==> flow/design.v <==
module ALU(
    input [31:0] rs1,
    input [31:0] rs2,
    input [3:0]  ALUControl,
    output logic [31:0] rd
);
localparam ADD  = 4'b0000;
localparam SUB  = 4'b1000;
localparam SLL  = 4'b0001;
localparam SLT  = 4'b0010;
localparam SLTU = 4'b0011;
localparam XOR  = 4'b0100;
localparam SRL  = 4'b0101;
localparam SRA  = 4'b1101;
localparam OR   = 4'b0110;
localparam AND  = 4'b0111;
always_comb begin
    unique case (ALUControl) 
        ADD: begin
            rd = rs1 + rs2;
        end
        SUB: begin
            rd = rs1 - rs2;
        end
        SLL: begin
            rd = $unsigned(rs1) << rs2[4:0];
        end
        SLT: begin
            rd = $signed(rs1) < $signed(rs2) ? 1 : 0;
        end
        SLTU: begin
            rd = $unsigned(rs1) < $unsigned(rs2) ? 1 : 0;
        end
        XOR: begin
            rd = rs1 ^ rs2;
        end
        SRL: begin
            rd = $unsigned(rs1) >> rs2[4:0];
        end
        SRA: begin
            rd = $signed(rs1) >>> rs2[4:0];
        end
        OR: begin
            rd = rs1 | rs2;
        end
        AND: begin
            rd = rs1 & rs2;
        end
        default: begin
            rd = 32'b0;
        end
    endcase
end
endmodule
module ALU_Control_Unit(
    input [1:0] ALUOp,
    input [6:0] funct7,
    input [2:0] funct3,
    output logic [3:0] ALUControl
);
localparam ADD  = 4'b0000;
localparam SUB  = 4'b1000;
localparam SLL  = 4'b0001;
localparam SLT  = 4'b0010;
localparam SLTU = 4'b0011;
localparam XOR  = 4'b0100;
localparam SRL  = 4'b0101;
localparam SRA  = 4'b1101;
localparam OR   = 4'b0110;
localparam AND  = 4'b0111;
always_comb begin
    unique case (ALUOp) 
        2'b00: begin
            ALUControl = ADD;
        end
        2'b01: begin
            ALUControl = SUB;
        end
        2'b10: begin
            ALUControl = {funct7[5], funct3};
        end
        2'b11: begin
            if (funct3 == 3'b101) begin         
                ALUControl = {funct7[5], funct3};
            end
            else begin
                ALUControl = {1'b0, funct3};
            end
        end
        default: begin
            ALUControl = ADD;
        end
    endcase
end
endmodule
module Control_Unit(
    input  logic [6:0]  opcode,
    output logic [1:0]  ALUOp,       
    output logic [1:0]  ALUSrcA,     
    output logic        ALUSrcB,            
    output logic        Branch,
    output logic        Jal,
    output logic        Jalr,
    output logic        MemWrite,
    output logic        MemRead,
    output logic [1:0]  ResultSrc,    
    output logic        RegWrite,
    output logic        FALUEnable          
);
always_comb begin
    ALUOp = 2'b00;
    ALUSrcA = 2'b00;
    ALUSrcB = 1'b0;
    Branch = 1'b0;
    Jal = 1'b0;
    Jalr = 1'b0;
    MemWrite = 1'b0;
    MemRead = 1'b0;
    ResultSrc = 2'b00;
    RegWrite = 1'b0;
    FALUEnable = 1'b0;
    case (opcode)
        7'b0110011: begin
            ALUOp = 2'b10;
            RegWrite = 1'b1;
        end
        7'b0000011: begin
            ALUSrcB = 1'b1;
            MemRead = 1'b1;
            ResultSrc = 2'b01;
            RegWrite = 1'b1;
        end
        7'b0010011: begin
            ALUOp = 2'b11;
            ALUSrcB = 1'b1;
            RegWrite = 1'b1;
        end
        7'b1100111: begin
            ALUSrcB = 1'b1;
            Jalr = 1'b1;
            ResultSrc = 2'b10;
            RegWrite = 1'b1;
        end
        7'b0100011: begin
            ALUSrcB = 1'b1;
            MemWrite = 1'b1;
        end
        7'b1100011: begin
            ALUOp = 2'b01;
            Branch = 1'b1;
        end
        7'b0010111: begin
            ALUSrcA = 2'b01;
            ALUSrcB = 1'b1;
            RegWrite = 1'b1;
        end
        7'b0110111: begin
            ALUSrcA = 2'b10;
            ALUSrcB = 1'b1;
            RegWrite = 1'b1;
        end
        7'b1101111: begin
            Jal = 1'b1;
            ResultSrc = 2'b10;
            RegWrite = 1'b1;
        end
    endcase
end
endmodule
module EX_MEM_Reg(
    input clk,
    input rst,
    input [31:0] EX_pc4,
    input [31:0] EX_alu_result,
    input [31:0] EX_rs2_data,
    input [4:0]  EX_rd,
    input [2:0]  EX_funct3,
    input        EX_MemWrite,
    input        EX_MemRead,
    input        EX_RegWrite,
    input [1:0]  EX_ResultSrc,
    output logic [31:0] MEM_pc4,
    output logic [31:0] MEM_alu_result,
    output logic [31:0] MEM_rs2_data,
    output logic [4:0]  MEM_rd,
    output logic [2:0]  MEM_funct3,
    output logic        MEM_MemWrite,
    output logic        MEM_MemRead,
    output logic        MEM_RegWrite,
    output logic [1:0]  MEM_ResultSrc
);
always_ff @(posedge clk or posedge rst) begin
    if (rst) begin
        MEM_pc4         <= 32'b0;
        MEM_alu_result  <= 32'b0;
        MEM_rs2_data    <= 32'b0;
        MEM_rd          <= 5'b0;
        MEM_funct3      <= 3'b0;
        MEM_MemWrite    <= 1'b0;
        MEM_MemRead     <= 1'b0;
        MEM_RegWrite    <= 1'b0;
        MEM_ResultSrc   <= 2'b0;
    end
    else begin
        MEM_pc4         <= EX_pc4;
        MEM_alu_result  <= EX_alu_result;
        MEM_rs2_data    <= EX_rs2_data;
        MEM_rd          <= EX_rd;
        MEM_funct3      <= EX_funct3;
        MEM_MemWrite    <= EX_MemWrite;
        MEM_MemRead     <= EX_MemRead;
        MEM_RegWrite    <= EX_RegWrite;
        MEM_ResultSrc   <= EX_ResultSrc;
    end
end
endmodule
module Forwarding_Unit(
    input [4:0] EX_rs1,
    input [4:0] EX_rs2,
    input [4:0] MEM_rd,
    input       MEM_RegWrite,
    input [4:0] WB_rd,
    input       WB_RegWrite,
    output logic [1:0] ForwardA,
    output logic [1:0] ForwardB
);
always_comb begin
    ForwardA = 2'b00;
    if (MEM_RegWrite && (MEM_rd != 5'b0) && (MEM_rd == EX_rs1)) begin
        ForwardA = 2'b01;
    end
    else if (WB_RegWrite && (WB_rd != 5'b0) && (WB_rd == EX_rs1)) begin
        ForwardA = 2'b10;
    end 
end
always_comb begin
    ForwardB = 2'b00;
    if (MEM_RegWrite && (MEM_rd != 5'b0) && (MEM_rd == EX_rs2)) begin
        ForwardB = 2'b01;
    end
    else if (WB_RegWrite && (WB_rd != 5'b0) && (WB_rd == EX_rs2)) begin
        ForwardB = 2'b10;
    end 
end
endmodule
module Hazard_Detection_Unit(
    input [4:0] ID_rs1,
    input [4:0] ID_rs2,
    input [4:0] EX_rd,
    input       EX_MemRead,
    input ID_Branch,
    input ID_take_branch,
    input ID_Jal,
    input ID_Jalr,
    input ID_Branch_Stall,
    output logic Stall,
    output logic IF_ID_flush,
    output logic ID_EX_flush
);
logic load_use_hazard;
always_comb begin
    load_use_hazard = 1'b0;
    if (EX_MemRead) begin
        if ((EX_rd == ID_rs1) || (EX_rd == ID_rs2)) begin
            if (EX_rd != 5'b0) begin
                load_use_hazard = 1'b1;
            end
        end
    end
end
logic control_hazard;
logic branch_hazard;     
logic jump_hazard;       
always_comb begin
    branch_hazard = 1'b0;
    jump_hazard = 1'b0;
    if (ID_Branch && ID_take_branch) begin
        branch_hazard = 1'b1;
    end
    if (ID_Jal || ID_Jalr) begin
        jump_hazard = 1'b1;
    end
    control_hazard = (branch_hazard || jump_hazard) && !Stall;
end
assign Stall = ID_Branch_Stall || load_use_hazard;
always_comb begin
    IF_ID_flush = 1'b0;
    if (control_hazard) begin
        IF_ID_flush = 1'b1;
    end
end
always_comb begin
    ID_EX_flush = 1'b0;
    if (Stall) begin
        ID_EX_flush = 1'b1;
    end
    if (branch_hazard && control_hazard) begin
        ID_EX_flush = 1'b1;
    end
end
endmodule
module ID_EX_Reg(
    input clk,
    input rst,
    input flush,
    input [31:0] ID_PC,
    input [31:0] ID_pc4,
    input [31:0] ID_rs1_data,
    input [31:0] ID_rs2_data,
    input [31:0] ID_imm,
    input [4:0] ID_rs1,
    input [4:0] ID_rs2,
    input [4:0] ID_rd,
    input [2:0] ID_funct3,
    input [3:0] ID_ALUControl,
    input [1:0] ID_ALUSrcA,
    input       ID_ALUSrcB,
    input       ID_MemWrite,
    input       ID_MemRead,
    input       ID_RegWrite,
    input [1:0] ID_ResultSrc,
    output logic [31:0] EX_PC,
    output logic [31:0] EX_pc4,
    output logic [31:0] EX_rs1_data,
    output logic [31:0] EX_rs2_data,
    output logic [31:0] EX_imm,
    output logic [4:0] EX_rs1,
    output logic [4:0] EX_rs2,
    output logic [4:0] EX_rd,
    output logic [2:0] EX_funct3,
    output logic [3:0] EX_ALUControl,
    output logic [1:0] EX_ALUSrcA,
    output logic       EX_ALUSrcB,
    output logic       EX_MemWrite,
    output logic       EX_MemRead,
    output logic       EX_RegWrite,
    output logic [1:0] EX_ResultSrc
);
always_ff @(posedge clk or posedge rst) begin
    if (rst) begin
        EX_PC       <= 32'b0;
        EX_pc4      <= 32'b0;
        EX_rs1_data <= 32'b0;
        EX_rs2_data <= 32'b0;
        EX_imm      <= 32'b0;
        EX_rs1      <= 5'b0;
        EX_rs2      <= 5'b0;
        EX_rd       <= 5'b0;
        EX_funct3   <= 3'b0;
        EX_ALUControl <= 4'b0;
        EX_ALUSrcA  <= 2'b0;
        EX_ALUSrcB  <= 1'b0;
        EX_MemWrite <= 1'b0;
        EX_MemRead  <= 1'b0;
        EX_RegWrite <= 1'b0;
        EX_ResultSrc <= 2'b0;
    end
    else if (flush) begin
        EX_PC       <= 32'b0;
        EX_pc4      <= 32'b0;
        EX_rs1_data <= 32'b0;
        EX_rs2_data <= 32'b0;
        EX_imm      <= 32'b0;
        EX_rs1      <= 5'b0;
        EX_rs2      <= 5'b0;
        EX_rd       <= 5'b0;
        EX_funct3   <= 3'b0;
        EX_ALUControl <= 4'b0;
        EX_ALUSrcA  <= 2'b0;
        EX_ALUSrcB  <= 1'b0;
        EX_MemWrite <= 1'b0;
        EX_MemRead  <= 1'b0;
        EX_RegWrite <= 1'b0;
        EX_ResultSrc <= 2'b0;
    end
    else begin
        EX_PC       <= ID_PC;
        EX_pc4      <= ID_pc4;
        EX_rs1_data <= ID_rs1_data;
        EX_rs2_data <= ID_rs2_data;
        EX_imm      <= ID_imm;
        EX_rs1      <= ID_rs1;
        EX_rs2      <= ID_rs2;
        EX_rd       <= ID_rd;
        EX_funct3   <= ID_funct3;
        EX_ALUControl <= ID_ALUControl;
        EX_ALUSrcA  <= ID_ALUSrcA;
        EX_ALUSrcB  <= ID_ALUSrcB;
        EX_MemWrite <= ID_MemWrite;
        EX_MemRead  <= ID_MemRead;
        EX_RegWrite <= ID_RegWrite;
        EX_ResultSrc <= ID_ResultSrc;
    end
end
endmodule
module ID_Forwarding_Unit(
    input [4:0] ID_rs1,
    input [4:0] ID_rs2,
    input       ID_Branch,       
    input       ID_Jalr,
    input [4:0] EX_rd,
    input       EX_RegWrite,
    input       EX_MemRead,
    input [4:0] MEM_rd,
    input       MEM_RegWrite,
    input       MEM_MemRead,
    input [4:0] WB_rd,
    input       WB_RegWrite,
    output logic [1:0] ID_ForwardA,
    output logic [1:0] ID_ForwardB,
    output logic ID_Branch_Stall
);
logic need_forwarding;
assign need_forwarding = ID_Branch || ID_Jalr;
always_comb begin
    ID_ForwardA = 2'b00;
    if (need_forwarding) begin
        if (MEM_RegWrite && (MEM_rd != 5'b0) && (MEM_rd == ID_rs1)) begin
            ID_ForwardA = 2'b01;
        end
        else if (WB_RegWrite && (WB_rd != 5'b0) && (WB_rd == ID_rs1)) begin
            ID_ForwardA = 2'b10;
        end
    end
end
always_comb begin
    ID_ForwardB = 2'b00;
    if (need_forwarding) begin
        if (MEM_RegWrite && (MEM_rd != 5'b0) && (MEM_rd == ID_rs2)) begin
            ID_ForwardB = 2'b01;
        end
        else if (WB_RegWrite && (WB_rd != 5'b0) && (WB_rd == ID_rs2)) begin
            ID_ForwardB = 2'b10;
        end
    end
end
always_comb begin
    ID_Branch_Stall = 1'b0;
    if (need_forwarding) begin
        if (EX_RegWrite && (EX_rd != 5'b0)) begin
            if ((EX_rd == ID_rs1) || (EX_rd == ID_rs2)) begin
                ID_Branch_Stall = 1'b1;
            end
        end
        if (MEM_MemRead && MEM_RegWrite && (MEM_rd != 5'b0)) begin
            if ((MEM_rd == ID_rs1) || (MEM_rd == ID_rs2)) begin
                ID_Branch_Stall = 1'b1;
            end
        end
    end
end
endmodule
module IF_ID_Reg(
    input clk,
    input rst,
    input stall,
    input flush,
    input [31:0] IF_PC,
    input [31:0] IF_pc4,
    input [31:0] IF_instr,
    output logic [31:0] ID_PC,
    output logic [31:0] ID_pc4,
    output logic [31:0] ID_instr
);
always_ff @(posedge clk or posedge rst) begin
    if (rst) begin
        ID_PC       <= 32'b0;
        ID_pc4      <= 32'b0;
        ID_instr    <= 32'h00000013;  
    end
    else if (flush) begin
        ID_PC       <= 32'b0;
        ID_pc4      <= 32'b0;
        ID_instr    <= 32'h00000013;
    end
    else if (!stall) begin
        ID_PC       <= IF_PC;
        ID_pc4      <= IF_pc4;
        ID_instr    <= IF_instr;
    end
end
endmodule
module MEM_WB_Reg(
    input clk,
    input rst,
    input [31:0] MEM_pc4,
    input [31:0] MEM_alu_result,
    input [31:0] MEM_load_data,
    input [4:0]  MEM_rd,
    input        MEM_RegWrite,
    input [1:0]  MEM_ResultSrc,
    output logic [31:0] WB_pc4,
    output logic [31:0] WB_alu_result,
    output logic [31:0] WB_load_data,
    output logic [4:0]  WB_rd,
    output logic        WB_RegWrite,
    output logic [1:0]  WB_ResultSrc
);
always_ff @(posedge clk or posedge rst) begin
    if (rst) begin
        WB_pc4          <= 32'b0;
        WB_alu_result   <= 32'b0;
        WB_load_data    <= 32'b0;
        WB_rd           <= 5'b0;
        WB_RegWrite     <= 1'b0;
        WB_ResultSrc    <= 2'b0;
    end
    else begin
        WB_pc4          <= MEM_pc4;
        WB_alu_result   <= MEM_alu_result;
        WB_load_data    <= MEM_load_data;
        WB_rd           <= MEM_rd;
        WB_RegWrite     <= MEM_RegWrite;
        WB_ResultSrc    <= MEM_ResultSrc;
    end
end
endmodule
module branch_decision(
    input       Branch,
    input [2:0] funct3,
    input       eq,
    input       lt,
    input       ltu,
    output logic take_branch
);
localparam BEQ  = 3'b000;
localparam BNE  = 3'b001;
localparam BLT  = 3'b100;
localparam BGE  = 3'b101;
localparam BLTU = 3'b110;
localparam BGEU = 3'b111;
always_comb begin
    if (!Branch) begin
        take_branch = 1'b0;
    end
    else begin
        case (funct3)
            BEQ: begin
                take_branch = eq;
            end
            BNE: begin
                take_branch = ~eq;
            end
            BLT: begin
                take_branch = lt;
            end
            BGE: begin
                take_branch = ~lt;
            end
            BLTU: begin
                take_branch = ltu;
            end
            BGEU: begin
                take_branch = ~ltu;
            end
            default: begin
                take_branch = 1'b0;
            end
        endcase
    end
end
endmodule
module comparator(
    input [31:0] rs1,
    input [31:0] rs2,
    output logic eq,
    output logic lt,
    output logic ltu
);
assign eq = (rs1 == rs2);
assign lt = ($signed(rs1) < $signed(rs2));
assign ltu = (rs1 < rs2);
endmodule
module imm_gen(
    input  logic [31:0] instr,
    output logic [31:0] imm
);
logic [6:0] opcode;
assign opcode = instr[6:0];
always_comb begin
    case(opcode) 
        7'b0000011, 7'b0010011, 7'b1100111: begin
            imm = {{20{instr[31]}}, instr[31:20]};
        end
        7'b0100011: begin
            imm = {{20{instr[31]}}, instr[31:25], instr[11:7]};
        end
        7'b1100011: begin
            imm = {{19{instr[31]}}, instr[31], instr[7], instr[30:25], instr[11:8], 1'b0};
        end
        7'b0010111, 7'b0110111: begin
            imm = {instr[31:12], 12'b0};
        end
        7'b1101111: begin
            imm = {{11{instr[31]}}, instr[31], instr[19:12], instr[20], instr[30:21], 1'b0};
        end
        default: begin
            imm = 32'b0;
        end
    endcase
end
endmodule
module load_data(
    input        MemRead,
    input [31:0] dm_rdata,
    input [2:0]  funct3,
    input [31:0] alu_result,
    output logic [31:0] load_data_final
);
localparam LW  = 3'b010;
localparam LB  = 3'b000;
localparam LH  = 3'b001;
localparam LBU = 3'b100;
localparam LHU = 3'b101;
always_comb begin
    load_data_final = 32'b0;
    if (MemRead) begin
        load_data_final = dm_rdata;
        case (funct3)
            LW: begin
                load_data_final = dm_rdata;
            end
            LB: begin
                case (alu_result[1:0]) 
                    2'b00: load_data_final = {{24{dm_rdata[7]}}, dm_rdata[7:0]};
                    2'b01: load_data_final = {{24{dm_rdata[15]}}, dm_rdata[15:8]};
                    2'b10: load_data_final = {{24{dm_rdata[23]}}, dm_rdata[23:16]};
                    2'b11: load_data_final = {{24{dm_rdata[31]}}, dm_rdata[31:24]};
                endcase
            end
            LH: begin
                case (alu_result[1])
                    1'b0: load_data_final = {{16{dm_rdata[15]}}, dm_rdata[15:0]};
                    1'b1: load_data_final = {{16{dm_rdata[31]}}, dm_rdata[31:16]};
                endcase
            end
            LBU: begin
                case (alu_result[1:0])
                    2'b00: load_data_final = {24'b0, dm_rdata[7:0]};
                    2'b01: load_data_final = {24'b0, dm_rdata[15:8]};
                    2'b10: load_data_final = {24'b0, dm_rdata[23:16]};
                    2'b11: load_data_final = {24'b0, dm_rdata[31:24]};
                endcase
            end 
            LHU: begin
                case(alu_result[1])
                    1'b0: load_data_final = {16'b0, dm_rdata[15:0]};
                    1'b1: load_data_final = {16'b0, dm_rdata[31:16]};
                endcase
            end
        endcase
    end
end
endmodule
module pc_mux(
    input [1:0]  PCSel,
    input [31:0] pc4,
    input [31:0] pc_imm,
    input [31:0] ALU_Result,
    output logic [31:0] pc_next
);
always_comb begin
    case (PCSel)
        2'b00: begin
            pc_next = pc4;
        end
        2'b01: begin
            pc_next = pc_imm;
        end
        2'b10: begin
            pc_next = {ALU_Result[31:1], 1'b0};
        end
        default: begin
            pc_next = pc4;
        end
    endcase
end
endmodule
module pc_select(
    input Branch,
    input take_branch,
    input Jal,
    input Jalr,
    output logic [1:0] PCSel
);
always_comb begin
    if (Jalr) begin
        PCSel = 2'b10;
    end
    else if (Jal) begin
        PCSel = 2'b01;
    end
    else if (Branch && take_branch) begin
        PCSel = 2'b01;
    end
    else begin
        PCSel = 2'b00;
    end
end
endmodule
module regfile(
    input logic clk,
    input  logic [4:0]  rs1_addr,
    input  logic [4:0]  rs2_addr,
    output logic [31:0] rs1_data,
    output logic [31:0] rs2_data,
    input  logic        we,
    input  logic [4:0]  rd_addr,
    input  logic [31:0] rd_data
);
logic [31:0] regs [31:0];
assign rs1_data = (rs1_addr == 5'b0) ? 32'b0 :
                  (we && (rd_addr == rs1_addr)) ? rd_data : regs[rs1_addr];
assign rs2_data = (rs2_addr == 5'b0) ? 32'b0 :
                  (we && (rd_addr == rs2_addr)) ? rd_data : regs[rs2_addr];
always_ff @(posedge clk) begin
    if (we && (rd_addr != 5'b0)) begin
        regs[rd_addr] <= rd_data;
    end
end
endmodule
module store_data(
    input [2:0]  funct3,
    input        MemWrite,
    input [31:0] rs2_data,
    input [31:0] alu_result,
    output logic [3:0]  dm_web,
    output logic [31:0] dm_wdata
);
localparam SW = 3'b010;
localparam SB = 3'b000;
localparam SH = 3'b001;
always_comb begin
    dm_wdata = 32'b0;
    dm_web = 4'b1111;
    if (MemWrite) begin
        case(funct3)
            SB: begin
                dm_wdata = {4{rs2_data[7:0]}};
                case (alu_result[1:0]) 
                    2'b00: dm_web = 4'b1110;
                    2'b01: dm_web = 4'b1101;
                    2'b10: dm_web = 4'b1011;
                    2'b11: dm_web = 4'b0111;
                endcase
            end
            SH: begin
                dm_wdata = {2{rs2_data[15:0]}};
                case (alu_result[1:0]) 
                    2'b00: dm_web = 4'b1100;
                    2'b10: dm_web = 4'b0011;
                    default: dm_web = 4'b1111;
                endcase
            end
            SW: begin
                dm_wdata = rs2_data;
                dm_web = 4'b0;
            end
            default: begin
                dm_wdata = rs2_data;
                dm_web = 4'b1111;
            end
        endcase
    end
end
endmodule
module CPU(
    input logic clk,
    input logic rst,
    output logic [31:0] im_addr,
    input  logic [31:0] im_rdata,     
    output logic [31:0] dm_addr,
    output logic [31:0] dm_wdata,    
    output logic [3:0]  dm_web,       
    input  logic [31:0] dm_rdata      
);
logic [31:0] IF_PC;
logic [31:0] IF_pc4;
logic [31:0] IF_PC_next;
logic [31:0] IF_instr;
logic [31:0] ID_PC;
logic [31:0] ID_pc4;
logic [31:0] ID_instr;
logic IF_ID_stall;
logic IF_ID_flush;
logic [6:0] ID_opcode;
logic [4:0] ID_rd;
logic [2:0] ID_funct3;
logic [4:0] ID_rs1;
logic [4:0] ID_rs2;
logic [6:0] ID_funct7;
logic [31:0] ID_rs1_data;
logic [31:0] ID_rs2_data;
logic [31:0] ID_imm;
logic [1:0] ID_ALUOp;
logic [1:0] ID_ALUSrcA;
logic ID_ALUSrcB;
logic ID_Branch;
logic ID_Jal;
logic ID_Jalr;
logic ID_MemWrite;
logic ID_MemRead;
logic ID_RegWrite;
logic [1:0] ID_ResultSrc;
logic [3:0] ID_ALUControl;
logic [31:0] ID_pc_imm;
logic [31:0] ID_jalr_target;
logic ID_eq;
logic ID_lt;
logic ID_ltu;
logic ID_take_branch;
logic [1:0] ID_PCSel;
logic [1:0] ID_ForwardA;
logic [1:0] ID_ForwardB;
logic [31:0] ID_forward_rs1;
logic [31:0] ID_forward_rs2;
logic ID_Branch_Stall;
logic ID_EX_flush;
logic [31:0] EX_PC;
logic [31:0] EX_pc4;
logic [31:0] EX_rs1_data;
logic [31:0] EX_rs2_data;
logic [31:0] EX_imm;
logic [4:0] EX_rs1;
logic [4:0] EX_rs2;
logic [4:0] EX_rd;
logic [2:0] EX_funct3;
logic [3:0] EX_ALUControl;
logic [1:0] EX_ALUSrcA;
logic EX_ALUSrcB;
logic EX_MemWrite;
logic EX_MemRead;
logic EX_RegWrite;
logic [1:0] EX_ResultSrc;
logic [31:0] EX_alu_in1;
logic [31:0] EX_alu_in2;
logic [31:0] EX_alu_result;
logic [1:0] ForwardA;
logic [1:0] ForwardB;
logic [31:0] EX_forward_rs1;
logic [31:0] EX_forward_rs2;
logic [31:0] MEM_pc4;
logic [31:0] MEM_alu_result;
logic [31:0] MEM_rs2_data;
logic [4:0] MEM_rd;
logic [2:0] MEM_funct3;
logic MEM_MemWrite;
logic MEM_MemRead;
logic MEM_RegWrite;
logic [1:0] MEM_ResultSrc;
logic [31:0] MEM_load_data;
logic [31:0] MEM_fwd_data;
logic [31:0] WB_pc4;
logic [31:0] WB_alu_result;
logic [31:0] WB_load_data;
logic [4:0] WB_rd;
logic WB_RegWrite;
logic [1:0] WB_ResultSrc;
logic [31:0] WB_write_data;
assign im_addr = IF_PC;
assign IF_instr = im_rdata;
assign IF_pc4 = IF_PC + 32'd4;
pc_mux u_pc_mux(
    .PCSel(ID_PCSel),
    .pc4(IF_pc4),
    .pc_imm(ID_pc_imm),
    .ALU_Result(ID_jalr_target),
    .pc_next(IF_PC_next)
);
always_ff @(posedge clk or posedge rst) begin
    if (rst) begin
        IF_PC <= 32'b0;
    end
    else if (!IF_ID_stall) begin
        IF_PC <= IF_PC_next;
    end
end
Hazard_Detection_Unit u_hazard_detection(
    .ID_rs1(ID_rs1),
    .ID_rs2(ID_rs2),
    .EX_rd(EX_rd),
    .EX_MemRead(EX_MemRead),
    .ID_Branch(ID_Branch),
    .ID_take_branch(ID_take_branch),
    .ID_Jal(ID_Jal),
    .ID_Jalr(ID_Jalr),
    .ID_Branch_Stall(ID_Branch_Stall),
    .Stall(IF_ID_stall),
    .IF_ID_flush(IF_ID_flush),
    .ID_EX_flush(ID_EX_flush)
);
IF_ID_Reg u_IF_ID_Reg(
    .clk(clk),
    .rst(rst),
    .stall(IF_ID_stall),
    .flush(IF_ID_flush),
    .IF_PC(IF_PC),
    .IF_pc4(IF_pc4),
    .IF_instr(IF_instr),
    .ID_PC(ID_PC),
    .ID_pc4(ID_pc4),
    .ID_instr(ID_instr)
);
assign ID_opcode = ID_instr[6:0];
assign ID_rd = ID_instr[11:7];
assign ID_funct3 = ID_instr[14:12];
assign ID_rs1 = ID_instr[19:15];
assign ID_rs2 = ID_instr[24:20];
assign ID_funct7 = ID_instr[31:25];
regfile u_regfile(
    .clk(clk),
    .rs1_addr(ID_rs1),
    .rs2_addr(ID_rs2),
    .rs1_data(ID_rs1_data),
    .rs2_data(ID_rs2_data),
    .we(WB_RegWrite),
    .rd_addr(WB_rd),
    .rd_data(WB_write_data)
);
imm_gen u_imm(
    .instr(ID_instr),
    .imm(ID_imm)
);
assign ID_pc_imm = ID_PC + ID_imm;
assign ID_jalr_target = ID_forward_rs1 + ID_imm;
ID_Forwarding_Unit u_id_forwarding(
    .ID_rs1(ID_rs1),
    .ID_rs2(ID_rs2),
    .ID_Branch(ID_Branch),
    .ID_Jalr(ID_Jalr),
    .EX_rd(EX_rd),
    .EX_RegWrite(EX_RegWrite),
    .EX_MemRead(EX_MemRead),
    .MEM_rd(MEM_rd),
    .MEM_RegWrite(MEM_RegWrite),
    .MEM_MemRead(MEM_MemRead),
    .WB_rd(WB_rd),
    .WB_RegWrite(WB_RegWrite),
    .ID_ForwardA(ID_ForwardA),
    .ID_ForwardB(ID_ForwardB),
    .ID_Branch_Stall(ID_Branch_Stall)
);
always_comb begin
    case (ID_ForwardA)
        2'b00: ID_forward_rs1 = ID_rs1_data;
        2'b01: ID_forward_rs1 = MEM_fwd_data;
        2'b10: ID_forward_rs1 = WB_write_data;
        default: ID_forward_rs1 = ID_rs1_data;
    endcase
end
always_comb begin
    case (ID_ForwardB)
        2'b00: ID_forward_rs2 = ID_rs2_data;
        2'b01: ID_forward_rs2 = MEM_fwd_data;
        2'b10: ID_forward_rs2 = WB_write_data;
        default: ID_forward_rs2 = ID_rs2_data;
    endcase
end
Control_Unit u_ctrl(
    .opcode(ID_opcode),
    .ALUOp(ID_ALUOp),
    .ALUSrcA(ID_ALUSrcA),
    .ALUSrcB(ID_ALUSrcB),
    .Branch(ID_Branch),
    .Jal(ID_Jal),
    .Jalr(ID_Jalr),
    .MemWrite(ID_MemWrite),
    .MemRead(ID_MemRead),
    .ResultSrc(ID_ResultSrc),
    .RegWrite(ID_RegWrite),
    .FALUEnable()
);
ALU_Control_Unit u_aluctrl(
    .ALUOp(ID_ALUOp),
    .funct7(ID_funct7),
    .funct3(ID_funct3),
    .ALUControl(ID_ALUControl)
);
comparator u_com(
    .rs1(ID_forward_rs1),
    .rs2(ID_forward_rs2),
    .eq(ID_eq),
    .lt(ID_lt),
    .ltu(ID_ltu)
);
branch_decision u_br_dec(
    .Branch(ID_Branch),
    .funct3(ID_funct3),
    .eq(ID_eq),
    .lt(ID_lt),
    .ltu(ID_ltu),
    .take_branch(ID_take_branch)
);
pc_select u_pc_sel(
    .Branch(ID_Branch),
    .take_branch(ID_take_branch),
    .Jal(ID_Jal),
    .Jalr(ID_Jalr),
    .PCSel(ID_PCSel)
);
ID_EX_Reg u_ID_EX_Reg(
    .clk(clk),
    .rst(rst),
    .flush(ID_EX_flush),
    .ID_PC(ID_PC),
    .ID_pc4(ID_pc4),
    .ID_rs1_data(ID_rs1_data),
    .ID_rs2_data(ID_rs2_data),
    .ID_imm(ID_imm),
    .ID_rs1(ID_rs1),
    .ID_rs2(ID_rs2),
    .ID_rd(ID_rd),
    .ID_funct3(ID_funct3),
    .ID_ALUControl(ID_ALUControl),
    .ID_ALUSrcA(ID_ALUSrcA),
    .ID_ALUSrcB(ID_ALUSrcB),
    .ID_MemWrite(ID_MemWrite),
    .ID_MemRead(ID_MemRead),
    .ID_RegWrite(ID_RegWrite),
    .ID_ResultSrc(ID_ResultSrc),
    .EX_PC(EX_PC),
    .EX_pc4(EX_pc4),
    .EX_rs1_data(EX_rs1_data),
    .EX_rs2_data(EX_rs2_data),
    .EX_imm(EX_imm),
    .EX_rs1(EX_rs1),
    .EX_rs2(EX_rs2),
    .EX_rd(EX_rd),
    .EX_funct3(EX_funct3),
    .EX_ALUControl(EX_ALUControl),
    .EX_ALUSrcA(EX_ALUSrcA),
    .EX_ALUSrcB(EX_ALUSrcB),
    .EX_MemWrite(EX_MemWrite),
    .EX_MemRead(EX_MemRead),
    .EX_RegWrite(EX_RegWrite),
    .EX_ResultSrc(EX_ResultSrc)
);
Forwarding_Unit u_forwarding(
    .EX_rs1(EX_rs1),
    .EX_rs2(EX_rs2),
    .MEM_rd(MEM_rd),
    .MEM_RegWrite(MEM_RegWrite),
    .WB_rd(WB_rd),
    .WB_RegWrite(WB_RegWrite),
    .ForwardA(ForwardA),
    .ForwardB(ForwardB)
);
always_comb begin
    case (ForwardA)
        2'b00: EX_forward_rs1 = EX_rs1_data;
        2'b01: EX_forward_rs1 = MEM_fwd_data;
        2'b10: EX_forward_rs1 = WB_write_data;
        default: EX_forward_rs1 = EX_rs1_data;
    endcase
end
always_comb begin
    case (ForwardB)
        2'b00: EX_forward_rs2 = EX_rs2_data;
        2'b01: EX_forward_rs2 = MEM_fwd_data;
        2'b10: EX_forward_rs2 = WB_write_data;
        default: EX_forward_rs2 = EX_rs2_data;
    endcase
end
always_comb begin
    case (EX_ALUSrcA) 
        2'b00: EX_alu_in1 = EX_forward_rs1;
        2'b01: EX_alu_in1 = EX_PC;
        2'b10: EX_alu_in1 = 32'b0;
        default: EX_alu_in1 = EX_forward_rs1;
    endcase
end
assign EX_alu_in2 = (EX_ALUSrcB) ? EX_imm : EX_forward_rs2;
ALU u_alu(
    .rs1(EX_alu_in1),
    .rs2(EX_alu_in2),
    .ALUControl(EX_ALUControl),
    .rd(EX_alu_result)
);
EX_MEM_Reg u_EX_MEM_Reg(
    .clk(clk),
    .rst(rst),
    .EX_pc4(EX_pc4),
    .EX_alu_result(EX_alu_result),
    .EX_rs2_data(EX_forward_rs2),
    .EX_rd(EX_rd),
    .EX_funct3(EX_funct3),
    .EX_MemWrite(EX_MemWrite),
    .EX_MemRead(EX_MemRead),
    .EX_RegWrite(EX_RegWrite),
    .EX_ResultSrc(EX_ResultSrc),
    .MEM_pc4(MEM_pc4),
    .MEM_alu_result(MEM_alu_result),
    .MEM_rs2_data(MEM_rs2_data),
    .MEM_rd(MEM_rd),
    .MEM_funct3(MEM_funct3),
    .MEM_MemWrite(MEM_MemWrite),
    .MEM_MemRead(MEM_MemRead),
    .MEM_RegWrite(MEM_RegWrite),
    .MEM_ResultSrc(MEM_ResultSrc)
);
assign dm_addr = MEM_alu_result;
assign MEM_fwd_data = (MEM_ResultSrc == 2'b10) ? MEM_pc4 : MEM_alu_result;
store_data u_store_data(
    .funct3(MEM_funct3),
    .MemWrite(MEM_MemWrite),
    .rs2_data(MEM_rs2_data),
    .alu_result(MEM_alu_result),
    .dm_web(dm_web),
    .dm_wdata(dm_wdata)
);
load_data u_load_data(
    .MemRead(MEM_MemRead),
    .dm_rdata(dm_rdata),
    .funct3(MEM_funct3),
    .alu_result(MEM_alu_result),
    .load_data_final(MEM_load_data)
);
MEM_WB_Reg u_MEM_WB_Reg(
    .clk(clk),
    .rst(rst),
    .MEM_pc4(MEM_pc4),
    .MEM_alu_result(MEM_alu_result),
    .MEM_load_data(MEM_load_data),
    .MEM_rd(MEM_rd),
    .MEM_RegWrite(MEM_RegWrite),
    .MEM_ResultSrc(MEM_ResultSrc),
    .WB_pc4(WB_pc4),
    .WB_alu_result(WB_alu_result),
    .WB_load_data(WB_load_data),
    .WB_rd(WB_rd),
    .WB_RegWrite(WB_RegWrite),
    .WB_ResultSrc(WB_ResultSrc)
);
always_comb begin
    case (WB_ResultSrc)
        2'b00: WB_write_data = WB_alu_result;
        2'b01: WB_write_data = WB_load_data;
        2'b10: WB_write_data = WB_pc4;
        default: WB_write_data = 32'b0;
    endcase
end
endmodule
Hand-over note for CPU

[Tool chain data of CPU]
Each step is given for the RTL above and for the edited RTL.
"before" refers to lines of the RTL above, "after" to lines of the edited file.
"difference": "after" minus "before" as printed here. "rel. change": 100 x difference / "before".
Operators: Yosys type, input widths -> output width; for muxes data width and select width s.
Library cell names are shortened.
Not given: --
Design
  top module: CPU
  clock: clk
  cell library: sky130hd
  library corner: tt_025C_1v80

[The edit]
Unified diff, file above to edited file.
A script made this edit. It changes what the design does and was not meant as an optimisation.
begin of diff
@@ -924,4 +924,7 @@
 assign ID_pc_imm = ID_PC + ID_imm;
 assign ID_jalr_target = ID_forward_rs1 + ID_imm;
+wire [1:0] ID_ForwardB_a, ID_ForwardB_b;
+wire [1:0] ID_ForwardA_a, ID_ForwardA_b;
+wire ID_Branch_Stall_a, ID_Branch_Stall_b;
 ID_Forwarding_Unit u_id_forwarding(
     .ID_rs1(ID_rs1),
@@ -937,8 +940,16 @@
     .WB_rd(WB_rd),
     .WB_RegWrite(WB_RegWrite),
-    .ID_ForwardA(ID_ForwardA),
-    .ID_ForwardB(ID_ForwardB),
-    .ID_Branch_Stall(ID_Branch_Stall)
-);
+    .ID_ForwardA(ID_ForwardA_a),
+    .ID_ForwardB(ID_ForwardB_a),
+    .ID_Branch_Stall(ID_Branch_Stall_a)
+);
+ID_Forwarding_Unit u_id_forwarding_x (.ID_rs1(~ID_rs1), .ID_rs2(ID_rs2), .ID_Branch(ID_Branch),
+    .ID_Jalr(ID_Jalr), .EX_rd(EX_rd), .EX_RegWrite(EX_RegWrite), .EX_MemRead(EX_MemRead),
+    .MEM_rd(MEM_rd), .MEM_RegWrite(MEM_RegWrite), .MEM_MemRead(MEM_MemRead), .WB_rd(WB_rd),
+    .WB_RegWrite(WB_RegWrite), .ID_ForwardA(ID_ForwardA_b), .ID_ForwardB(ID_ForwardB_b),
+    .ID_Branch_Stall(ID_Branch_Stall_b));
+assign ID_ForwardB = ID_ForwardB_a ^ ID_ForwardB_b;
+assign ID_ForwardA = ID_ForwardA_a ^ ID_ForwardA_b;
+assign ID_Branch_Stall = ID_Branch_Stall_a ^ ID_Branch_Stall_b;
 always_comb begin
     case (ID_ForwardA)
end of diff

[Elaborated design]
Yosys after proc, flatten, opt, wreduce and memory -nomap, before mapping. Memory bits, and registers merged into a memory's read port (data or address), are not among the register bits. Print and check cells are not counted.
Yosys's memory passes give these memory sizes; they may raise the number of words (mostly to a power of two), join words into wider ones and drop unused or constant bits.
Operators by class
  $add $sub $neg: before 5, after 5, difference 0, rel. change 0.00%
  order comparisons: before 4, after 4, difference 0, rel. change 0.00%
  equality and inequality tests: before 60, after 63, difference +3, rel. change +5.00%
  shift-type cells: before 3, after 3, difference 0, rel. change 0.00%
  multiplexer cells: before 94, after 102, difference +8, rel. change +8.51%
  bitwise logic cells: before 7, after 11, difference +4, rel. change +57.14%
  reductions and logical operators: before 41, after 45, difference +4, rel. change +9.76%
Operators with widths
  $mux 1: before 29, after 34, difference +5, rel. change +17.24%
  $mux 2: before 14, after 17, difference +3, rel. change +21.43%
  $eq 5x5->1: before 10, after 13, difference +3, rel. change +30.00%
  $logic_and 1x1->1: before 18, after 20, difference +2, rel. change +11.11%
  $logic_or 1x1->1: before 6, after 8, difference +2, rel. change +33.33%
  $xor 2x2->2: before 0, after 2, difference +2
  $not 5->5: before 0, after 1, difference +1
  $xor 1x1->1: before 0, after 1, difference +1
Unchanged operator kinds not shown: 51.
Bit counts
  bits in registers: before 531, after 531, difference 0, rel. change 0.00%
  RAM bits: before 1024, after 1024, difference 0, rel. change 0.00%
  memories: before 1, after 1, difference 0, rel. change 0.00%
  input bits: before 66, after 66, difference 0, rel. change 0.00%
  output and inout bits: before 100, after 100, difference 0, rel. change 0.00%
  word-level cells: before 250, after 269, difference +19, rel. change +7.60%
Memory list
  words x width with read and write ports: before u_regfile.regs 32x32 r2 w1, after u_regfile.regs 32x32 r2 w1

[Depth]
Longest topological path by Yosys (ltp), each cell counted once; first at word level (registers and memories cut), then after technology mapping (sequential cells cut; the memories' decode and read muxes count).
Logic depth
  word-level depth: before 19, after 20, difference +1, rel. change +5.26%
  ABC_AREA: before 0, after 0
  depth in mapped cells: before 31, after 29, difference -2, rel. change -6.45%
  depth with buffers taken out: before 23, after 22, difference -1, rel. change -4.35%

[Synthesis result]
The flow's flattened synthesis, as Yosys stat reports it; memories are mapped. The netlist is that of the ABC_AREA named above (0 if unset); the other value can give another one.
Cells by type
  nand2_1: before 502, after 562, difference +60, rel. change +11.95%
  nor2_1: before 385, after 333, difference -52, rel. change -13.51%
  a221oi_1: before 113, after 62, difference -51, rel. change -45.13%
  a21oi_1: before 228, after 276, difference +48, rel. change +21.05%
  nor3_1: before 97, after 57, difference -40, rel. change -41.24%
  mux2i_1: before 312, after 340, difference +28, rel. change +8.97%
  nand4b_1: before 2, after 30, difference +28, rel. change +1400.00%
  or4_1: before 25, after 3, difference -22, rel. change -88.00%
  o311a_1: before 8, after 29, difference +21, rel. change +262.50%
  buf_2: before 72, after 52, difference -20, rel. change -27.78%
  clkbuf_1: before 320, after 336, difference +16, rel. change +5.00%
  a211oi_1: before 57, after 71, difference +14, rel. change +24.56%
  o21bai_1: before 17, after 30, difference +13, rel. change +76.47%
  nor2b_1: before 30, after 41, difference +11, rel. change +36.67%
  o311a_2: before 10, after 0, difference -10, rel. change -100.00%
  xnor2_1: before 94, after 103, difference +9, rel. change +9.57%
  a221o_1: before 13, after 22, difference +9, rel. change +69.23%
  and3_1: before 40, after 32, difference -8, rel. change -20.00%
Unchanged cell types not shown: 17.
The list need not be complete.
Synthesis totals
  standard cells after synthesis: before 6323, after 6316, difference -7, rel. change -0.11%
  synthesis area (um2): before 83314.9, after 83223.6, difference -91.3, rel. change -0.11%
  sequential part of the area (um2): before 43890.8, after 43890.8, difference 0.0, rel. change 0.00%
  flip-flops: before 1549, after 1549, difference 0, rel. change 0.00%
  buffers: before 484, after 472, difference -12, rel. change -2.48%
By module: a second synthesis without flattening, with its own total; a netlist apart from the flattened one above.
Unflattened totals
  cell total of the unflattened synthesis: before 6748, after 6704, difference -44, rel. change -0.65%
  area total of the unflattened synthesis (um2): before 86546.8, after 86486.7, difference -60.1, rel. change -0.07%
Rows give one instance, submodules left out.
Modules, before
  regfile: instances 1, cells 2481, area 47833.4 um2, sequential area 30749.5 um2
  CPU: instances 1, cells 1376, area 9611.7 um2, sequential area 800.8 um2
  ALU: instances 1, cells 1268, area 8729.6 um2, sequential area 0.0 um2
  ID_EX_Reg: instances 1, cells 402, area 6407.4 um2, sequential area 4754.6 um2
  IF_ID_Reg: instances 1, cells 311, area 3921.3 um2, sequential area 2406.1 um2
  EX_MEM_Reg: instances 1, cells 110, area 2731.4 um2, sequential area 2727.6 um2
  MEM_WB_Reg: instances 1, cells 105, area 2606.2 um2, sequential area 2602.5 um2
  comparator: instances 1, cells 115, area 825.8 um2, sequential area 0.0 um2
  load_data: instances 1, cells 120, area 793.3 um2, sequential area 0.0 um2
  store_data: instances 1, cells 106, area 721.9 um2, sequential area 0.0 um2
  pc_mux: instances 1, cells 113, area 640.6 um2, sequential area 0.0 um2
  imm_gen: instances 1, cells 79, area 546.8 um2, sequential area 0.0 um2
  ID_Forwarding_Unit: instances 1, cells 54, area 436.7 um2, sequential area 0.0 um2
  Forwarding_Unit: instances 1, cells 34, area 257.7 um2, sequential area 0.0 um2
before: Modules not listed: 5.
Modules, after
  regfile: instances 1, cells 2481, area 47833.4 um2, sequential area 30749.5 um2
  CPU: instances 1, cells 1278, area 9115.0 um2, sequential area 800.8 um2
  ALU: instances 1, cells 1268, area 8729.6 um2, sequential area 0.0 um2
  ID_EX_Reg: instances 1, cells 402, area 6407.4 um2, sequential area 4754.6 um2
  IF_ID_Reg: instances 1, cells 311, area 3921.3 um2, sequential area 2406.1 um2
  EX_MEM_Reg: instances 1, cells 110, area 2731.4 um2, sequential area 2727.6 um2
  MEM_WB_Reg: instances 1, cells 105, area 2606.2 um2, sequential area 2602.5 um2
  ID_Forwarding_Unit: instances 2, cells 54, area 436.7 um2, sequential area 0.0 um2
  comparator: instances 1, cells 115, area 825.8 um2, sequential area 0.0 um2
  load_data: instances 1, cells 120, area 793.3 um2, sequential area 0.0 um2
  store_data: instances 1, cells 106, area 721.9 um2, sequential area 0.0 um2
  pc_mux: instances 1, cells 113, area 640.6 um2, sequential area 0.0 um2
  imm_gen: instances 1, cells 79, area 546.8 um2, sequential area 0.0 um2
  Forwarding_Unit: instances 1, cells 34, area 257.7 um2, sequential area 0.0 um2
after: Modules not listed: 5.

[Worst setup path after synthesis]
Source: OpenSTA report_checks on the synthesized netlist (no wires, ideal clock, input and output delay 20% of the period each), path of least setup slack; recovery checks are left aside. Register names are those of the netlist, which keeps one name where synthesis merged equal registers.
Path after synthesis
  kind: before reg2reg, after reg2reg
  from: before reg u_IF_ID_Reg.ID_instr[15], after reg u_IF_ID_Reg.ID_instr[16]
  to: before reg IF_PC[30], after reg IF_PC[28]
  clock period (ns): before 8.5, after 8.5, difference 0.0, rel. change 0.00%
  library setup time (ns): before 0.135, after 0.126, difference -0.009
  launch time at the first pin (ns): before 0.000, after 0.000, difference 0.000
  arrival (ns): before 6.228, after 5.928, difference -0.300, rel. change -4.82%
  required time (ns): before 8.365, after 8.374, difference +0.009, rel. change +0.11%
  setup slack (ns): before 2.137, after 2.446, difference +0.309
  path delay (ns): before 6.363, after 6.054, difference -0.309, rel. change -4.86%
  driving pins on the path: before 24, after 27, difference +3, rel. change +12.50%
  buffers on the path: before 5, after 6, difference +1, rel. change +20.00%
  synthesis period reached (ns): before 6.363, after 6.054, difference -0.309, rel. change -4.86%
"path delay" = arrival - input delay + setup time.
"driving pins on the path": output pins that drive a net of the path, with the launching flip-flop's if there is one; two outputs of one cell count as two.
"synthesis period reached" is the clock period less the worst setup slack; recovery checks do not enter. This is arithmetic on one report: input and output delays are still those of the set period (20% each).
The rows between start and end are the longest chain of elaborated cells between them; the timing report does not say that the signal goes this way. Where chains are equally long, one stands for them.
A line is the first line of the expression or statement that the cell stems from. Yosys adds cells for indexed reads and writes and turns some case tables into memories.
At most two assigning lines are given for a register; there are more.
On the way, after synthesis, before
  cell sequence: dfrtp_1 -> buf_2 -> buf_4 -> buf_4 -> clkbuf_1 -> buf_1 -> mux4_2 -> mux4_2 -> nand2_1 -> o211ai_1 -> o211ai_1 -> a21oi_1 -> fa_1 -> a211oi_1 -> o21ai_1 -> a311o_1 -> o21a_1 -> o31a_1 -> o41ai_1 -> o21ai_0 -> o41a_1 -> a31oi_1 -> xor2_1 -> o211ai_1
  cells in the longest elaborated chain: 17
  elaborated cells on any way between the ends: 44
  those cells by class: add/sub: 2; compare: 2; eq/ne: 8; mux: 20; logic: 3; reduce/logical: 8; memory: 1
RTL lines, path after synthesis, before
  start, declared: RTL line 463  | output logic [31:0] ID_instr
  start, assigned: RTL line 469  | ID_instr    <= 32'h00000013;
  start, assigned: RTL line 479  | ID_instr    <= IF_instr;
  $eq 5x5->1: RTL line 421  | else if (WB_RegWrite && (WB_rd != 5'b0) && (WB_rd == ID_rs1)) begin
  $logic_and 1x1->1: RTL line 421
  $mux 2: RTL line 421
  $mux 2: RTL line 418  | if (MEM_RegWrite && (MEM_rd != 5'b0) && (MEM_rd == ID_rs1)) begin
  $mux 2: RTL line 417  | if (need_forwarding) begin
  $eq 2x2->1: RTL line 944  | case (ID_ForwardA)
  $pmux 32 s2: RTL line 944
  [... 3 more ...]
  $mux 1: RTL line 533  | if (!Branch) begin
  $logic_and 1x1->1: RTL line 693  | else if (Branch && take_branch) begin
  $mux 1: RTL line 693
  $mux 2: RTL line 690  | else if (Jal) begin
  $mux 2: RTL line 687  | if (Jalr) begin
  $eq 2x2->1: RTL line 663  | case (PCSel)
  $pmux 32 s2: RTL line 663
  end, assigned: RTL line 872  | IF_PC <= 32'b0;
  end, assigned: RTL line 875  | IF_PC <= IF_PC_next;
  end, declared: RTL line 777  | logic [31:0] IF_PC;
On the way, after synthesis, after
  cell sequence: dfrtp_1 -> buf_1 -> xor2_1 -> nor4_1 -> and3_1 -> clkbuf_1 -> clkbuf_1 -> o21ai_0 -> a211oi_1 -> ha_1 -> clkbuf_1 -> clkbuf_1 -> a221oi_1 -> a21oi_1 -> ha_1 -> a21oi_1 -> o21ai_0 -> a2111oi_0 -> a31oi_1 -> a21oi_1 -> xnor2_1 -> a311oi_1 -> nor2_1 -> nand2b_1 -> clkbuf_1 -> o22ai_1 -> a221o_1
  cells in the longest elaborated chain: 19
  elaborated cells on any way between the ends: 62
  those cells by class: add/sub: 2; compare: 2; eq/ne: 11; mux: 28; logic: 6; reduce/logical: 12; memory: 1
RTL lines, path after synthesis, after
  start, declared: RTL line 463  | output logic [31:0] ID_instr
  start, assigned: RTL line 469  | ID_instr    <= 32'h00000013;
  start, assigned: RTL line 479  | ID_instr    <= IF_instr;
  $not 5->5: RTL line 946  | ID_Forwarding_Unit u_id_forwarding_x (.ID_rs1(~ID_rs1), .ID_rs2(ID_rs2), .ID_Branch(ID_Branch),
  $eq 5x5->1: RTL line 421  | else if (WB_RegWrite && (WB_rd != 5'b0) && (WB_rd == ID_rs1)) begin
  $logic_and 1x1->1: RTL line 421
  $mux 2: RTL line 421
  $mux 2: RTL line 418  | if (MEM_RegWrite && (MEM_rd != 5'b0) && (MEM_rd == ID_rs1)) begin
  $mux 2: RTL line 417  | if (need_forwarding) begin
  $xor 2x2->2: RTL line 952  | assign ID_ForwardA = ID_ForwardA_a ^ ID_ForwardA_b;
  [... 5 more ...]
  $mux 1: RTL line 533  | if (!Branch) begin
  $logic_and 1x1->1: RTL line 693  | else if (Branch && take_branch) begin
  $mux 1: RTL line 693
  $mux 2: RTL line 690  | else if (Jal) begin
  $mux 2: RTL line 687  | if (Jalr) begin
  $eq 2x2->1: RTL line 663  | case (PCSel)
  $pmux 32 s2: RTL line 663
  end, assigned: RTL line 872  | IF_PC <= 32'b0;
  end, assigned: RTL line 875  | IF_PC <= IF_PC_next;
  end, declared: RTL line 777  | logic [31:0] IF_PC;

[Worst path after layout]
Path of least setup slack in the final report of the runs of pair 1 (OpenROAD, finished layout, wires in). Where an end is a register, its clock arrival counts in the times.
Path post-layout
  kind: before reg2reg, after reg2reg
  from: before reg u_IF_ID_Reg.ID_instr[18], after reg u_IF_ID_Reg.ID_instr[15]
  to: before reg IF_PC[30], after reg IF_PC[8]
  clock period (ns): before 7.98, after 7.98, difference 0.00, rel. change 0.00%
  library setup time (ns): before 0.14, after 0.12, difference -0.02
  launch time at the first pin (ns): before 0.84, after 0.82, difference -0.02, rel. change -2.38%
  arrival (ns): before 8.40, after 8.30, difference -0.10, rel. change -1.19%
  required time (ns): before 8.64, after 8.68, difference +0.04, rel. change +0.46%
  setup slack (ns): before 0.24, after 0.39, difference +0.15
  driving pins on the path: before 21, after 23, difference +2, rel. change +9.52%
  buffers on the path: before 2, after 2, difference 0, rel. change 0.00%
The rows between start and end are the longest chain of elaborated cells between them; the timing report does not say that the signal goes this way. Where chains are equally long, one stands for them.
At most two assigning lines are given for a register; there are more.
On the way, post-layout, before
  cell sequence: dfrtp_4 -> or3b_2 -> buf_4 -> o221ai_1 -> o32ai_1 -> o221ai_1 -> nand2_1 -> nor2_1 -> fa_1 -> a211oi_1 -> o21ai_1 -> a311o_1 -> o21a_1 -> o31a_1 -> o41ai_1 -> buf_4 -> o21ai_0 -> o41a_1 -> a31oi_1 -> xor2_1 -> o211ai_1
  cells in the longest elaborated chain: 17
  elaborated cells on any way between the ends: 44
  those cells by class: add/sub: 2; compare: 2; eq/ne: 8; mux: 20; logic: 3; reduce/logical: 8; memory: 1
RTL lines, path post-layout, before
  start, declared: RTL line 463  | output logic [31:0] ID_instr
  start, assigned: RTL line 469  | ID_instr    <= 32'h00000013;
  start, assigned: RTL line 479  | ID_instr    <= IF_instr;
  $eq 5x5->1: RTL line 421  | else if (WB_RegWrite && (WB_rd != 5'b0) && (WB_rd == ID_rs1)) begin
  $logic_and 1x1->1: RTL line 421
  $mux 2: RTL line 421
  $mux 2: RTL line 418  | if (MEM_RegWrite && (MEM_rd != 5'b0) && (MEM_rd == ID_rs1)) begin
  $mux 2: RTL line 417  | if (need_forwarding) begin
  $eq 2x2->1: RTL line 944  | case (ID_ForwardA)
  $pmux 32 s2: RTL line 944
  [... 3 more ...]
  $mux 1: RTL line 533  | if (!Branch) begin
  $logic_and 1x1->1: RTL line 693  | else if (Branch && take_branch) begin
  $mux 1: RTL line 693
  $mux 2: RTL line 690  | else if (Jal) begin
  $mux 2: RTL line 687  | if (Jalr) begin
  $eq 2x2->1: RTL line 663  | case (PCSel)
  $pmux 32 s2: RTL line 663
  end, assigned: RTL line 872  | IF_PC <= 32'b0;
  end, assigned: RTL line 875  | IF_PC <= IF_PC_next;
  end, declared: RTL line 777  | logic [31:0] IF_PC;
On the way, post-layout, after
  cell sequence: dfrtp_4 -> xor2_1 -> nor4_1 -> and3_2 -> o21ai_0 -> a211oi_1 -> inv_1 -> ha_1 -> buf_4 -> a221oi_1 -> a21oi_1 -> ha_1 -> nand4_1 -> nor4_1 -> nand3_1 -> xor2_1 -> nor4b_1 -> a31oi_1 -> buf_4 -> nand2_2 -> nor2_1 -> a32o_1 -> a221o_1
  cells in the longest elaborated chain: 19
  elaborated cells on any way between the ends: 60
  those cells by class: add/sub: 1; compare: 2; eq/ne: 11; mux: 27; logic: 6; reduce/logical: 12; memory: 1
RTL lines, path post-layout, after
  start, declared: RTL line 463  | output logic [31:0] ID_instr
  start, assigned: RTL line 469  | ID_instr    <= 32'h00000013;
  start, assigned: RTL line 479  | ID_instr    <= IF_instr;
  $not 5->5: RTL line 946  | ID_Forwarding_Unit u_id_forwarding_x (.ID_rs1(~ID_rs1), .ID_rs2(ID_rs2), .ID_Branch(ID_Branch),
  $eq 5x5->1: RTL line 421  | else if (WB_RegWrite && (WB_rd != 5'b0) && (WB_rd == ID_rs1)) begin
  $logic_and 1x1->1: RTL line 421
  $mux 2: RTL line 421
  $mux 2: RTL line 418  | if (MEM_RegWrite && (MEM_rd != 5'b0) && (MEM_rd == ID_rs1)) begin
  $mux 2: RTL line 417  | if (need_forwarding) begin
  $xor 2x2->2: RTL line 952  | assign ID_ForwardA = ID_ForwardA_a ^ ID_ForwardA_b;
  [... 5 more ...]
  $mux 1: RTL line 533  | if (!Branch) begin
  $logic_and 1x1->1: RTL line 693  | else if (Branch && take_branch) begin
  $mux 1: RTL line 693
  $mux 2: RTL line 690  | else if (Jal) begin
  $mux 2: RTL line 687  | if (Jalr) begin
  $eq 2x2->1: RTL line 663  | case (PCSel)
  $pmux 32 s2: RTL line 663
  end, assigned: RTL line 872  | IF_PC <= 32'b0;
  end, assigned: RTL line 875  | IF_PC <= IF_PC_next;
  end, declared: RTL line 777  | logic [31:0] IF_PC;

[Layout results]
Both versions went through the flow (Yosys, OpenROAD) with the same settings in each pair. Constraints: input delay and output delay 20% of the set period each, output load 0.01 pF.
Flow settings, pair 1
  CORE_UTILIZATION: 40
  PLACE_DENSITY: 0.6
  period_ns: 7.98
  CAP_MARGIN: 20
  CORE_MARGIN: 2
  SLEW_MARGIN: 20
Results, pair 1
  cell area after synthesis (um2): before 83314.9, after 83223.6, difference -91.3, rel. change -0.11%
  area of the die (um2): before 211954.0, after 211724.0, difference -230.0, rel. change -0.11%
  post-route utilization (%): before 45.9, after 45.7, difference -0.2
  worst setup slack after layout (ns): before 0.240, after 0.386, difference +0.146
  total power after layout (mW): before 25.358, after 25.343, difference -0.015, rel. change -0.06%
  clock period reached (ns): before 7.740, after 7.594, difference -0.146, rel. change -1.89%
Flow settings, pair 2
  ABC_AREA: 0
  CAP_MARGIN: 20
  CELL_PAD_IN_SITES_GLOBAL_PLACEMENT: 0
  CORE_MARGIN: 7
  CORE_UTILIZATION: 39
  GPL_ROUTABILITY_DRIVEN: 0
  GPL_TIMING_DRIVEN: 0
  HOLD_SLACK_MARGIN: 0.28
  MAX_ROUTING_LAYER: met5
  PLACE_DENSITY_LB_ADDON: 0.0
  SETUP_SLACK_MARGIN: 2.2
  period_ns: 10.2
  SLEW_MARGIN: 20
Results, pair 2
  cell area after synthesis (um2): before 83314.9, after 83223.6, difference -91.3, rel. change -0.11%
  area of the die (um2): before 226766.0, after 226524.0, difference -242.0, rel. change -0.11%
  post-route utilization (%): before 47.0, after 46.5, difference -0.5
  worst setup slack after layout (ns): before 2.036, after 2.311, difference +0.275
  total power after layout (mW): before 21.148, after 20.999, difference -0.149, rel. change -0.70%
  clock period reached (ns): before 8.164, after 7.889, difference -0.275, rel. change -3.37%
"clock period reached" = clock period - worst setup slack. The figure is calculated, with input and output delays left at 20% of the set period.
"total power after layout": no workload was simulated; the value follows from the tool's default switching activity.

End of note.
